==> flow/design.v <==
module cpu(clk,reset,s,load,in,out,N,V,Z,w);
  input clk, reset, s, load;
  input [15:0] in;
  output [15:0] out;
  output N, V, Z, w;
  wire [15:0] instruction_out;
  wire loada,loadb,loads,loadc,write,asel,bsel;
  wire [2:0] status;
  wire [1:0] op, ALUop, shift, vsel;
  wire [2:0] opcode, readnum, writenum, nsel;  
  wire [15:0] sximm5, sximm8; 
  wire [15:0] mdata = 16'b0;
  wire [7:0] PC = 8'b0;
  vDFFE #(16) instruct_reg(clk, load , in, instruction_out);  
  instruct_decoder decoder(   .instruction_out(instruction_out),
			        .nsel(nsel),
				.opcode(opcode),
				.op(op),
				.ALUop(ALUop),
				.sximm5(sximm5),
				.sximm8(sximm8),
				.shift(shift),
				.readnum(readnum),
				.writenum(writenum)
  );
  FSM state_machine(    .clk(clk),
			.reset(reset),
			.s(s),
			.w(w),
			.opcode(opcode),
			.op(op),
			.nsel(nsel),
			.loada(loada),
			.loadb(loadb),
			.loadc(loadc),
			.loads(loads),
			.vsel(vsel),
			.write(write),
			.asel(asel),
			.bsel(bsel)
  );
  datapath DP(          .clk(clk),
			.readnum(readnum),
			.writenum(writenum),
			.write(write),
			.vsel(vsel),
			.loada(loada),
			.loadb(loadb),
			.loadc(loadc),
			.loads(loads),
			.shift(shift),
			.ALUop(ALUop),
			.asel(asel),
			.bsel(bsel),
			.mdata(mdata),
			.status(status),
			.C(out),
			.sximm8(sximm8),
			.sximm5(sximm5),
			.PC(PC)
  );	
  assign N = status[0];
  assign V = status[1]; 
  assign Z = status[2];  
endmodule
module instruct_decoder( instruction_out, 
			 nsel, 
			 opcode,
			 op,
			 ALUop, 
			 sximm5, 
			 sximm8, 
			 shift,
			 readnum,
			 writenum );
  input [15:0] instruction_out;
  input [2:0] nsel;
  output [2:0] opcode;
  output reg [2:0] readnum, writenum;
  output [1:0] shift, ALUop, op;
  output [15:0] sximm5, sximm8;
  wire [2:0] Rn, Rd, Rm;
  wire [4:0] imm5;
  wire [7:0] imm8;
  setval retval(instruction_out,opcode,op,ALUop,imm5,imm8,shift,Rn,Rd,Rm);
  assign sximm5 = imm5[4] ? {11'b11111111111,imm5}:{11'b00000000000,imm5}; 
  assign sximm8 = imm8[7] ? {8'b11111111,imm8}:{8'b00000000,imm8};
  always @(*) 
    case(nsel)
      3'b001: {readnum,writenum} = {Rn,Rn};  
      3'b010: {readnum,writenum} = {Rd,Rd};  
      3'b100: {readnum,writenum} = {Rm,Rm};  
      default: {readnum,writenum} = 6'bx;  
    endcase
endmodule
module setval(instruction_out,opcode,op,ALUop,imm5,imm8,shift,Rn,Rd,Rm);
  input [15:0] instruction_out;
  output reg [2:0] opcode,Rn,Rd,Rm;
  output reg [1:0] op, ALUop, shift;
  output reg [4:0] imm5;
  output reg [7:0] imm8;
  always @(*) begin 
    casex(instruction_out)
	{5'b11010,11'bx}: {opcode,op,ALUop,Rn,imm8,imm5,Rd,shift,Rm} = {instruction_out[15:13],2'b10,2'b0,instruction_out[10:8],instruction_out[7:0],
						5'b0,3'b0,2'b0,3'b0}; 
	{8'b11000000,8'bx}: {opcode,op,ALUop,Rn,imm8,imm5,Rd,shift,Rm} = {instruction_out[15:13],2'b0,2'b0,3'b0,8'b0,5'b0, instruction_out[7:5],
						instruction_out[4:3],instruction_out[2:0]}; 
	{5'b10100,11'bx}: {opcode,op,ALUop,Rn,imm8,imm5,Rd,shift,Rm} = {instruction_out[15:13],2'b0,2'b0,instruction_out[10:8],
						8'b0,5'b0,instruction_out[7:5],instruction_out[4:3],instruction_out[2:0]}; 
	{5'b10101,11'bx}: {opcode,op,ALUop,Rn,imm8,imm5,Rd,shift,Rm} = {instruction_out[15:13],2'b01,2'b01,instruction_out[10:8],
						8'b0,5'b0,3'b0, instruction_out[4:3], instruction_out[2:0]}; 
 	{5'b10110,11'bx}: {opcode,op,ALUop,Rn,imm8,imm5,Rd,shift,Rm} = {instruction_out[15:13],2'b10,2'b10,instruction_out[10:8],
						8'b0,5'b0,instruction_out[7:5],instruction_out[4:3],instruction_out[2:0]}; 
	{5'b10111,11'bx}: {opcode,op,ALUop,Rn,imm8,imm5,Rd,shift,Rm} = {instruction_out[15:13],2'b11,2'b11,3'b0,
						8'b0,5'b0,instruction_out[7:5],instruction_out[4:3],instruction_out[2:0]}; 
	default: {opcode,op,ALUop,Rn,imm8,imm5,Rd,shift,Rm} = {3'bx,2'bx,2'bx,3'bx,8'bx,5'bx,3'bx,2'bx,3'bx};  
    endcase
end
endmodule
module datapath(clk, readnum, vsel, loada, loadb, shift, asel, bsel,
		ALUop, loadc, loads, writenum, write, mdata, 
		status, C, sximm8, PC, sximm5);
  input clk, loada, loadb, loadc, loads, asel, bsel, write;
  input [1:0] vsel;
  input [1:0] shift, ALUop; 
  input [2:0] writenum, readnum;  
  input [15:0] mdata, sximm8, sximm5;
  input [7:0] PC;
  output wire [2:0] status;
  output wire [15:0] C;
  reg [15:0] data_in;
  wire [15:0] muxa, muxb, aout, bout, bout_shift, data_out, ALUout;
  wire [2:0] status_out;
  always @(*)
    case(vsel)
      2'b00: data_in = C;
      2'b01: data_in = {8'b0,PC};
      2'b10: data_in = sximm8;
      2'b11: data_in = mdata;
    endcase
  regfile REGFILE( .clk(clk), 
           		.write(write),
			.writenum(writenum),
			.readnum(readnum),
			.data_in(data_in),
			.data_out(data_out)
  );
  vDFFE #(16) reg_a(clk, loada, data_out, aout);
  vDFFE #(16) reg_b(clk, loadb, data_out, bout); 
  vDFFE #(16) reg_c(clk, loadc, ALUout, C);
  vDFFE #(3) status_block(.clk(clk), .en(loads), .in(status_out), .out(status));
  shifter shift_b(shift, bout, bout_shift);
  assign muxa = asel ? 16'b0:aout;
  assign muxb = bsel ? sximm5:bout_shift;
  alu ALU( .ALUop(ALUop), .Ain(muxa), .Bin(muxb), .out(ALUout), .status(status_out));
endmodule 
module regfile(clk,write,writenum,readnum,data_in,data_out);
  input clk,write;
  input [2:0] writenum, readnum;
  input [15:0] data_in;
  output [15:0] data_out;
  wire [7:0] readout, writeout;
  wire [15:0] R7, R6, R5, R4, R3, R2, R1, R0;
  dec #(3,8) read_num(readnum, readout);
  dec #(3,8) write_num(writenum, writeout);
  vDFFE #(16) write_reg0(clk, (write & writeout[0]), data_in, R0);
  vDFFE #(16) write_reg1(clk, (write & writeout[1]), data_in, R1);
  vDFFE #(16) write_reg2(clk, (write & writeout[2]), data_in, R2);
  vDFFE #(16) write_reg3(clk, (write & writeout[3]), data_in, R3);
  vDFFE #(16) write_reg4(clk, (write & writeout[4]), data_in, R4);
  vDFFE #(16) write_reg5(clk, (write & writeout[5]), data_in, R5);
  vDFFE #(16) write_reg6(clk, (write & writeout[6]), data_in, R6);
  vDFFE #(16) write_reg7(clk, (write & writeout[7]), data_in, R7);
  mux8 #(16) read_mux(R7, R6, R5, R4, R3, R2, R1, R0, readout, data_out);
endmodule
module dec(a,b);
  parameter n = 2;
  parameter m = 4;
  input [n-1:0] a;
  output [m-1:0] b;
  wire[m-1:0] b = 1<<a;
endmodule 
module vDFFE(clk,en,in,out);
  parameter n = 3;
  input clk, en;
  input [n-1:0] in;
  output reg [n-1:0] out;
  wire [n-1:0] nextout;
  assign nextout = en ? in:out;
  always @(posedge clk)
    out <= nextout;
  endmodule 
module mux8(r7, r6, r5, r4, r3, r2, r1, r0, s, b);
  parameter k = 1;
  input [k-1:0] r7, r6, r5, r4, r3, r2, r1, r0;
  input [7:0] s;
  output [k-1:0] b;
  wire [k-1:0] b = ({k{s[0]}} & r0) |
		   ({k{s[1]}} & r1) |    
		   ({k{s[2]}} & r2) |
		   ({k{s[3]}} & r3) | 
		   ({k{s[4]}} & r4) |
		   ({k{s[5]}} & r5) |
		   ({k{s[6]}} & r6) |
		   ({k{s[7]}} & r7) ;
endmodule
module shifter(shift,bin,out);
input [15:0] bin;
input [1:0] shift;
output reg [15:0] out;  
  always @(*) begin
    case(shift) 
      2'b01: out = bin << 1;  
      2'b10: out = bin >> 1;  
      2'b11: out = $signed(bin) >>> 1;  
      default: out = bin;  
    endcase 
  end 
endmodule 
module alu(ALUop,Ain,Bin,out,status);
  input [1:0] ALUop; 
  input [15:0] Ain, Bin;
  output reg [15:0] out;
  output [2:0] status;
  wire ovf;
  wire [15:0] sout;
  Addsub #(16) a(Ain, Bin, 1'b1, sout, ovf);
  assign status[2] = ((out == 16'b0) ? 1'b1:1'b0);  
  assign status[1] = ovf;  
  assign status[0] = out[15];  
  always @(*) begin
    case (ALUop)
      2'b00: out = Ain + Bin;
      2'b01: out = Ain - Bin; 
      2'b10: out = Ain & Bin;
      2'b11: out = ~Bin;
      default: out = 16'bx;
    endcase	
  end
endmodule
module Addsub(a,b,sub,s,ovf);
  parameter n = 8;
  input [n-1:0] a, b;  
  input sub ;  
  output [n-1:0] s;
  output ovf;   
  wire c1, c2;
  assign ovf = c1 ^ c2;  
  Adder1 #(n-1) ai(a[n-2:0],b[n-2:0]^{n-1{sub}},sub,c1,s[n-2:0]);
  Adder1 #(1) as(a[n-1],b[n-1]^sub,c1,c2,s[n-1]);
endmodule 
module Adder1(a,b,cin,cout,s);
  parameter n = 8;
  input [n-1:0] a, b;
  input cin ;
  output [n-1:0] s;
  output cout;
  assign {cout, s} = a + b + cin;
endmodule
module FSM(clk, reset, s, w, opcode, op, nsel,loada,loadb,loadc,vsel,write,loads,asel,bsel);
  input clk, reset, s;
  input [2:0] opcode;
  input [1:0] op;
  output w;
  output reg [2:0] nsel;
  output reg loada,loadb,loadc,loads,write,asel,bsel;
  output reg [1:0] vsel;
  wire [2:0] state;
  reg load_s;
  reg [2:0] next_state;
  assign w = load_s ? 1'b0:1'b1;  
  assign state =  reset ? 3'b000:next_state;
  always @(posedge clk) begin
    casex({reset,w,s,opcode,op,state})
	11'b1xxxxxxxxxx: {load_s, nsel, next_state,loada,loadb,loadc,vsel,write,loads,asel,bsel} 
				<= {1'b0,3'b000,3'b000,1'b0,1'b0,1'b0,2'b00,1'b0,1'b0,1'b0,1'b0};  
	{8'bx10xxxxx,3'b000}: {load_s,nsel,next_state,loada,loadb,loadc,vsel,write,loads,asel,bsel}
				<= {1'b0,3'b000,3'b000,1'b0,1'b0,1'b0,2'b00,1'b0,1'b0,1'b0,1'b0};  
	{8'bx1111010,3'b000}: {load_s, nsel, next_state,loada,loadb,loadc,vsel,write,loads,asel,bsel} 
				<= {1'b1,3'b001,3'b001,1'b0,1'b0,1'b0,2'b10,1'b1,1'b0,1'b0,1'b0};  
	{8'b00x11010,3'b001}: {load_s, nsel, next_state,loada,loadb,loadc,vsel,write,loads,asel,bsel} 
				<= {1'b0,3'b000,3'b000,1'b0,1'b0,1'b0,2'b00,1'b0,1'b0,1'b0,1'b0};  
        {8'b01111000,3'b000}: {load_s, nsel, next_state,loada,loadb,loadc,vsel,write,loads,asel,bsel} 
				<= {1'b1,3'b100,3'b001,1'b0,1'b1,1'b0,2'b10,1'b0,1'b0,1'b0,1'b0};  
	{8'b00x11000,3'b001}: {load_s,nsel,next_state,loada,loadb,loadc,vsel,write,loads,asel,bsel}
				<= {1'b1,3'b000,3'b010,1'b0,1'b0,1'b1,2'b00,1'b0,1'b0,1'b1,1'b0};  
	{8'b00x11000,3'b010}: {load_s,nsel,next_state,loada,loadb,loadc,vsel,write,loads,asel,bsel}
				<= {1'b1,3'b010,3'b011,1'b0,1'b0,1'b0,2'b00,1'b1,1'b0,1'b0,1'b0};  
	{8'b00x11000,3'b011}: {load_s,nsel,next_state,loada,loadb,loadc,vsel,write,loads,asel,bsel}
				<= {1'b0,3'b000,3'b000,1'b0,1'b0,1'b0,2'b00,1'b0,1'b0,1'b0,1'b0};  
	{8'b01110100,3'b000}: {load_s,nsel,next_state,loada,loadb,loadc,vsel,write,loads,asel,bsel}
				<= {1'b1,3'b001,3'b001,1'b1,1'b0,1'b0,2'b10,1'b0,1'b0,1'b0,1'b0};  
	{8'b00x10100,3'b001}: {load_s,nsel,next_state,loada,loadb,loadc,vsel,write,loads,asel,bsel}
				<= {1'b1,3'b100,3'b010,1'b0,1'b1,1'b0,2'b10,1'b0,1'b0,1'b0,1'b0};  
	{8'b00x10100,3'b010}: {load_s,nsel,next_state,loada,loadb,loadc,vsel,write,loads,asel,bsel}
				<= {1'b1,3'b000,3'b011,1'b0,1'b0,1'b1,2'b00,1'b0,1'b0,1'b0,1'b0};  
	{8'b00x10100,3'b011}: {load_s,nsel,next_state,loada,loadb,loadc,vsel,write,loads,asel,bsel}
				<= {1'b1,3'b010,3'b100,1'b0,1'b0,1'b0,2'b00,1'b1,1'b0,1'b0,1'b0};  
	{8'b00x10100,3'b100}: {load_s,nsel,next_state,loada,loadb,loadc,vsel,write,loads,asel,bsel}
				<= {1'b0,3'b000,3'b000,1'b0,1'b0,1'b0,2'b00,1'b0,1'b0,1'b0,1'b0};  
	{8'b01110101,3'b000}: {load_s,nsel,next_state,loada,loadb,loadc,vsel,write,loads,asel,bsel}
				<= {1'b1,3'b001,3'b001,1'b1,1'b0,1'b0,2'b10,1'b0,1'b0,1'b0,1'b0};  
	{8'b00x10101,3'b001}: {load_s,nsel,next_state,loada,loadb,loadc,vsel,write,loads,asel,bsel}
				<= {1'b1,3'b100,3'b010,1'b0,1'b1,1'b0,2'b10,1'b0,1'b0,1'b0,1'b0};  
	{8'b00x10101,3'b010}: {load_s,nsel,next_state,loada,loadb,loadc,vsel,write,loads,asel,bsel}
				<= {1'b1,3'b000,3'b011,1'b0,1'b0,1'b0,2'b00,1'b0,1'b1,1'b0,1'b0};  
   	{8'b00x10101,3'b011}: {load_s,nsel,next_state,loada,loadb,loadc,vsel,write,loads,asel,bsel}
				<= {1'b0,3'b000,3'b000,1'b0,1'b0,1'b0,2'b00,1'b0,1'b0,1'b0,1'b0};  
	{8'b01110110,3'b000}: {load_s,nsel,next_state,loada,loadb,loadc,vsel,write,loads,asel,bsel}
				<= {1'b1,3'b001,3'b001,1'b1,1'b0,1'b0,2'b10,1'b0,1'b0,1'b0,1'b0};  
	{8'b00x10110,3'b001}: {load_s,nsel,next_state,loada,loadb,loadc,vsel,write,loads,asel,bsel}
				<= {1'b1,3'b100,3'b010,1'b0,1'b1,1'b0,2'b10,1'b0,1'b0,1'b0,1'b0};  
	{8'b00x10110,3'b010}: {load_s,nsel,next_state,loada,loadb,loadc,vsel,write,loads,asel,bsel}
				<= {1'b1,3'b000,3'b011,1'b0,1'b0,1'b1,2'b00,1'b0,1'b0,1'b0,1'b0};  
	{8'b00x10110,3'b011}: {load_s,nsel,next_state,loada,loadb,loadc,vsel,write,loads,asel,bsel}
				<= {1'b1,3'b010,3'b100,1'b0,1'b0,1'b0,2'b00,1'b1,1'b0,1'b0,1'b0};  
	{8'b00x10110,3'b100}: {load_s,nsel,next_state,loada,loadb,loadc,vsel,write,loads,asel,bsel}
				<= {1'b0,3'b000,3'b000,1'b0,1'b0,1'b0,2'b00,1'b0,1'b0,1'b0,1'b0};  
	{8'b01110111,3'b000}: {load_s,nsel,next_state,loada,loadb,loadc,vsel,write,loads,asel,bsel}
				<= {1'b1,3'b100,3'b001,1'b0,1'b1,1'b0,2'b10,1'b0,1'b0,1'b1,1'b0};  
	{8'b00x10111,3'b001}: {load_s,nsel,next_state,loada,loadb,loadc,vsel,write,loads,asel,bsel}
				<= {1'b1,3'b000,3'b010,1'b0,1'b0,1'b1,2'b00,1'b0,1'b0,1'b1,1'b0};  
	{8'b00x10111,3'b010}: {load_s,nsel,next_state,loada,loadb,loadc,vsel,write,loads,asel,bsel}
				<= {1'b1,3'b010,3'b011,1'b0,1'b0,1'b0,2'b00,1'b1,1'b0,1'b0,1'b0};  
	{8'b00x10111,3'b011}: {load_s,nsel,next_state,loada,loadb,loadc,vsel,write,loads,asel,bsel}
				<= {1'b0,3'b000,3'b000,1'b0,1'b0,1'b0,2'b00,1'b0,1'b0,1'b0,1'b0};  
	default: {load_s,nsel,next_state,loada,loadb,loadc,vsel,write,loads,asel,bsel}
				<= {1'b0,3'b000,3'b000,1'b0,1'b0,1'b0,2'b00,1'b0,1'b0,1'b0,1'b0};  
   endcase
  end
endmodule 
From RTL to reports: cpu
Tool output for the design above, in the order of the flow.
Line numbers count from 1 in the design file above.
Library cell names are shortened.
The mark n/a stands for no value.
Design
  top module: cpu
  clock port: clk
  standard-cell library: sky130hd
  timing corner: tt_025C_1v80

Word-level counts
Counts by Yosys on the flattened word-level netlist (proc, flatten, opt, wreduce; memories kept). Register bits leave out memories and registers merged into their read ports (data or address). Print and check cells are left out. Cells with the same type and inputs are merged into one.
Operators by class
  mux-type cells: 13
  bitwise gates (word level): 28
  $add $sub $neg: 6
  shifts and indexed selects: 2
  reductions and logical operators: 10
  equal/unequal tests: 36
Operator list (number)
  31-bit case mux with 6-bit select: 1
  16-bit case mux with 10-bit select: 1
  16-bit AND: 9
  10-bit by 8-bit == test with 1-bit output (second input constant): 12
  16-bit OR: 7
  16-bit case mux with 3-bit select: 2
  16-bit case mux with 4-bit select: 1
  16-bit two-way mux: 4
  11-bit by 10-bit == test with 1-bit output (second input constant): 5
  5-bit == test (second input constant): 5
  6-bit case mux with 3-bit select: 1
  15-bit by 15-bit adder with 16-bit output: 1
  16-bit by 1-bit adder with 16-bit output (second input constant): 1
  16-bit adder: 1
  16-bit subtractor: 1
  16-bit inverter: 1
  16-bit logical NOT: 1
  2-bit by 3-bit << shifter with 8-bit output (first input constant): 2
  15-bit inverter: 1
  2-bit == test (second input constant): 6
  10-bit == test (second input constant): 1
  2-bit OR reduction: 5
  1-bit AND: 8
  8-bit == test (second input constant): 1
  2-bit by 1-bit == test with 1-bit output (second input constant): 3
  3-bit OR reduction: 2
  2-bit logical NOT: 2
  3-bit by 1-bit == test with 1-bit output (second input constant): 1
Not listed: further kinds 8, cells in them 9.
Word-level totals
  output and inout bits: 20
  input port bits: 20
  flip-flop bits (word level): 211
  elaborated cells: 119

Longest topological paths
Longest topological path by Yosys (ltp), each cell counted once; first at word level (registers and memories cut), then after technology mapping (sequential cells cut; the memories' decode and read muxes count).
Logic depth
  depth in word-level cells: 12
  ABC_AREA: 0
  gate-level depth with buffers: 22
  gate-level depth less buffers: 19

Mapped cells and area
Yosys stat after the flow's synthesis: flattened, memories mapped to cells. It holds for the ABC_AREA given above (unset counts as 0); a run with the other value may have another netlist.
The area totals of this step are shown rounded.
Cell types
  edfxtp_1: number 195, area in all 5.86E+03 um^2
  ha_1: number 46, area in all 575.552 um^2
  nand2_1: number 113, area in all 424.157 um^2
  o21ai_0: number 63, area in all 315.302 um^2
  a21oi_1: number 55, area in all 275.264 um^2
  dfxtp_1: number 13, area in all 260.25 um^2
  xnor2_1: number 23, area in all 201.443 um^2
  nand3_1: number 38, area in all 190.182 um^2
  nor2_1: number 50, area in all 187.68 um^2
  a221oi_1: number 18, area in all 157.651 um^2
  inv_1: number 40, area in all 150.144 um^2
  nor2b_1: number 21, area in all 131.376 um^2
  mux2i_1: number 10, area in all 100.096 um^2
  clkbuf_1: number 25, area in all 93.84 um^2
  a22oi_1: number 10, area in all 75.072 um^2
  a31oi_1: number 10, area in all 62.56 um^2
  buf_6: number 5, area in all 56.304 um^2
  nand2b_1: number 8, area in all 50.048 um^2
Not listed: further types 56, cells in them 133.
Mapped netlist
  cell area after synthesis: 10000 um^2
  buffer cells: 40
  standard cells after synthesis: 876
  flip-flops: 208
  sequential area: 6100 um^2
By module: a second synthesis without flattening, with its own total; a netlist apart from the flattened one above.
Unflattened totals
  cells (unflattened synthesis): 951
  area total of the unflattened synthesis: 12000 um^2
Rows give one instance, submodules left out.
By module
  vDFFE (n=16): times used 12, cells 16, area 480 um^2, sequential area 480 um^2
  alu: times used 1, cells 240, area 1600 um^2, sequential area 0.0 um^2
  mux8 (k=16): times used 1, cells 96, area 780 um^2, sequential area 0.0 um^2
  Adder1 (n=15): times used 1, cells 101, area 740 um^2, sequential area 0.0 um^2
  datapath: times used 1, cells 65, area 700 um^2, sequential area 0.0 um^2
  FSM: times used 1, cells 78, area 690 um^2, sequential area 260 um^2
  shifter: times used 1, cells 51, area 360 um^2, sequential area 0.0 um^2
  setval: times used 1, cells 41, area 330 um^2, sequential area 0.0 um^2
  instruct_decoder: times used 1, cells 39, area 280 um^2, sequential area 0.0 um^2
  Addsub (n=16): times used 1, cells 19, area 180 um^2, sequential area 0.0 um^2
  dec: times used 2, cells 8, area 65 um^2, sequential area 0.0 um^2
  vDFFE (n=3): times used 1, cells 3, area 90 um^2, sequential area 90 um^2
  regfile: times used 1, cells 8, area 50 um^2, sequential area 0.0 um^2
  Adder1 (n=1): times used 1, cells 1, area 20 um^2, sequential area 0.0 um^2
  cpu: times used 1, cells 1, area 3.8 um^2, sequential area 0.0 um^2

Timing after synthesis
Source: OpenSTA report_checks on the synthesized netlist (no wires, ideal clock, input and output delay 20% of the period each), path of least setup slack; recovery checks are left aside. Register names are those of the netlist, which keeps one name where synthesis merged equal registers.
Timing post-synthesis
  path type: flip-flop to flip-flop
  start: register instruct_reg.out[13]
  end: register DP.status_block.out[2]
  buffers on the path: 3
  setup time: 190 ps
  time at the first pin: 0 ps
  clock period: 7000 ps
  driving pins on the path: 22
  setup slack: 2744 ps
  arrival: 4066 ps
  data required time: 6810 ps
  delay of the path: 4256 ps
  synthesis period reached: 4256 ps
"delay of the path" = arrival - input delay + setup time.
"driving pins on the path" counts driving pins, that of a launching flip-flop among them; a cell with two outputs on the path counts twice.
"synthesis period reached" is the clock period less the worst setup slack; recovery checks do not enter. This is arithmetic on one report: input and output delays are still those of the set period (20% each).
Between the ends stands the longest chain of elaborated cells between them, by number of cells; it is not shown to be the way that was timed. Of several equally long chains one is given.
Each line given opens the expression or statement behind the cell; cells for indexed reads and writes are added by Yosys, which also makes memories of some case tables.
Between the ends, post-synthesis
  cell sequence: edfxtp_1 -> and3b_1 -> a31oi_1 -> buf_6 -> buf_6 -> buf_6 -> o21ai_0 -> and2_1 -> ha_1 -> nor2_1 -> xnor2_1 -> ha_1 -> nor2b_1 -> o31a_1 -> o21ba_2 -> o21ai_1 -> a21oi_1 -> a21oi_1 -> xor2_1 -> o21ai_0 -> or2_2 -> a2111oi_2
  cells in the longest elaborated chain: 9
  elaborated cells between the ends (all ways): 24
  RTL lines with such cells: 10
  classes of those cells: 2 x add/sub; 12 x eq/ne; 6 x mux; 2 x logic; 2 x reduce/logical
Ends and longest elaborated chain, post-synthesis
  start: declaration: RTL line 187  | output reg [n-1:0] out;
  start: assignment: RTL line 191  | out <= nextout;
  5-bit == test: RTL line 103  | casex(instruction_out)
  31-bit case mux with 6-bit select: RTL line 103
  2-bit == test: RTL line 212  | case(shift)
  16-bit case mux with 3-bit select: RTL line 212
  16-bit two-way mux: RTL line 154  | assign muxb = bsel ? sximm5:bout_shift;
  16-bit subtractor: RTL line 234  | 2'b01: out = Ain - Bin;
  16-bit case mux with 4-bit select: RTL line 232  | case (ALUop)
  16-bit logical NOT: RTL line 228  | assign status[2] = ((out == 16'b0) ? 1'b1:1'b0);
  1-bit two-way mux: RTL line 228
  end: assignment: RTL line 191
  end: declaration: RTL line 187
Some nets on the timed path still bear RTL names; the line given drives or declares the net.
Nets with RTL names, path post-synthesis (RTL line)
  DP.ALU.out[14]: 232

Worst path after layout
From the final timing report of record 1: the path of least setup slack in the routed layout; clock arrival at registers is part of the times.
The path's times are printed in steps of 10 ps; the period is the one set.
Timing post-layout
  path type: flip-flop to flip-flop
  start: register instruct_reg.out[4]
  end: register DP.status_block.out[2]
  driving pins on the path: 18
  setup time: 200 ps
  clock period: 8140 ps
  buffers on the path: 2
  time at the first pin: 520 ps
  setup slack: 2860 ps
  arrival: 5590 ps
  data required time: 8450 ps
Between the ends stands the longest chain of elaborated cells between them, by number of cells; it is not shown to be the way that was timed. Of several equally long chains one is given.
Between the ends, post-layout
  cell sequence: edfxtp_1 -> clkbuf_1 -> buf_1 -> nand3_1 -> and2_1 -> ha_1 -> nand2_1 -> o21ai_0 -> fa_1 -> nor2b_1 -> o31a_1 -> a211oi_1 -> a31oi_1 -> o21ai_1 -> or4_1 -> nor3_1 -> nand4b_1 -> a2111oi_2
  cells in the longest elaborated chain: 8
  elaborated cells between the ends (all ways): 13
  RTL lines with such cells: 9
  classes of those cells: 2 x add/sub; 3 x eq/ne; 5 x mux; 2 x logic; 1 x reduce/logical
Ends and longest elaborated chain, post-layout
  start: declaration: RTL line 187  | output reg [n-1:0] out;
  start: assignment: RTL line 191  | out <= nextout;
  31-bit case mux with 6-bit select: RTL line 103  | casex(instruction_out)
  2-bit == test: RTL line 212  | case(shift)
  16-bit case mux with 3-bit select: RTL line 212
  16-bit two-way mux: RTL line 154  | assign muxb = bsel ? sximm5:bout_shift;
  16-bit subtractor: RTL line 234  | 2'b01: out = Ain - Bin;
  16-bit case mux with 4-bit select: RTL line 232  | case (ALUop)
  16-bit logical NOT: RTL line 228  | assign status[2] = ((out == 16'b0) ? 1'b1:1'b0);
  1-bit two-way mux: RTL line 228
  end: assignment: RTL line 191
  end: declaration: RTL line 187
Some nets on the timed path still bear RTL names; the line given drives or declares the net.
Nets with RTL names, path post-layout (RTL line)
  DP.ALU.out[4]: 232

# Flow runs of cpu

Design cpu on sky130hd. What follows are 4 stored runs of the flow, each under its own settings; their order means nothing. The constraints put input and output delay at 20% of the set period each and load the outputs with 0.01 pF.
"achieved clock period" means the clock period less the worst setup slack. The figure is calculated, with input and output delays left at 20% of the set period.
By "worst setup path time" is meant the share of the clock period that the worst setup path is allowed (20% is reserved at inputs, 20% at outputs), minus its slack. Clock arrival times at its registers enter into it.
"power" rests on the timing tool's default activity at the inputs, not on a simulated workload.
"worst setup path time" is known to 10 ps.
Results are given in rounded form.
[record 1] settings: CAP_MARGIN=5, CORE_UTILIZATION=28, CTS_CLUSTER_SIZE=67, GPL_TIMING_DRIVEN=0, MIN_ROUTING_LAYER=met2, PLACE_DENSITY=0.56, SETUP_SLACK_MARGIN=-0.36, SLEW_MARGIN=40, TNS_END_PERCENT=80, period_ns=8.14, CORE_MARGIN=2
[record 1] result: chip area after synthesis (Yosys) 10000 um^2, die area 38000 um^2, standard-cell area of the final layout 12000 um^2, utilization 0.34, worst setup slack after layout 2900 ps, power 2600 µW, achieved clock period 5283 ps, worst setup path time 5280 ps, worst setup path kind flip-flop to flip-flop
[record 2] settings: ABC_AREA=0, CAP_MARGIN=20, CELL_PAD_IN_SITES_DETAIL_PLACEMENT=0, CORE_ASPECT_RATIO=0.85, CORE_MARGIN=8, CORE_UTILIZATION=64, CTS_CLUSTER_DIAMETER=363, HOLD_SLACK_MARGIN=0.21, MIN_ROUTING_LAYER=met2, PLACE_DENSITY_LB_ADDON=0.29, SETUP_SLACK_MARGIN=-0.02, period_ns=4.27, SLEW_MARGIN=20
[record 2] result: chip area after synthesis (Yosys) 10000 um^2, die area 20000 um^2, standard-cell area of the final layout 13000 um^2, utilization 0.81, worst setup slack after layout -400 ps, power 4700 µW, achieved clock period 4668 ps, worst setup path time 4670 ps, worst setup path kind flip-flop to flip-flop
[record 3] settings: CORE_UTILIZATION=51, period_ns=5.41, CAP_MARGIN=20, CORE_MARGIN=2, SLEW_MARGIN=20
[record 3] result: chip area after synthesis (Yosys) 10000 um^2, die area 21000 um^2, standard-cell area of the final layout 12000 um^2, utilization 0.6, worst setup slack after layout 370 ps, power 3800 µW, achieved clock period 5039 ps, worst setup path time 5040 ps, worst setup path kind flip-flop to flip-flop
[record 4] settings: CORE_UTILIZATION=40, period_ns=3.83, CAP_MARGIN=20, CORE_MARGIN=2, SLEW_MARGIN=20
[record 4] result: chip area after synthesis (Yosys) 10000 um^2, die area 27000 um^2, standard-cell area of the final layout 13000 um^2, utilization 0.52, worst setup slack after layout -460 ps, power 5400 µW, achieved clock period 4290 ps, worst setup path time 4290 ps, worst setup path kind flip-flop to flip-flop
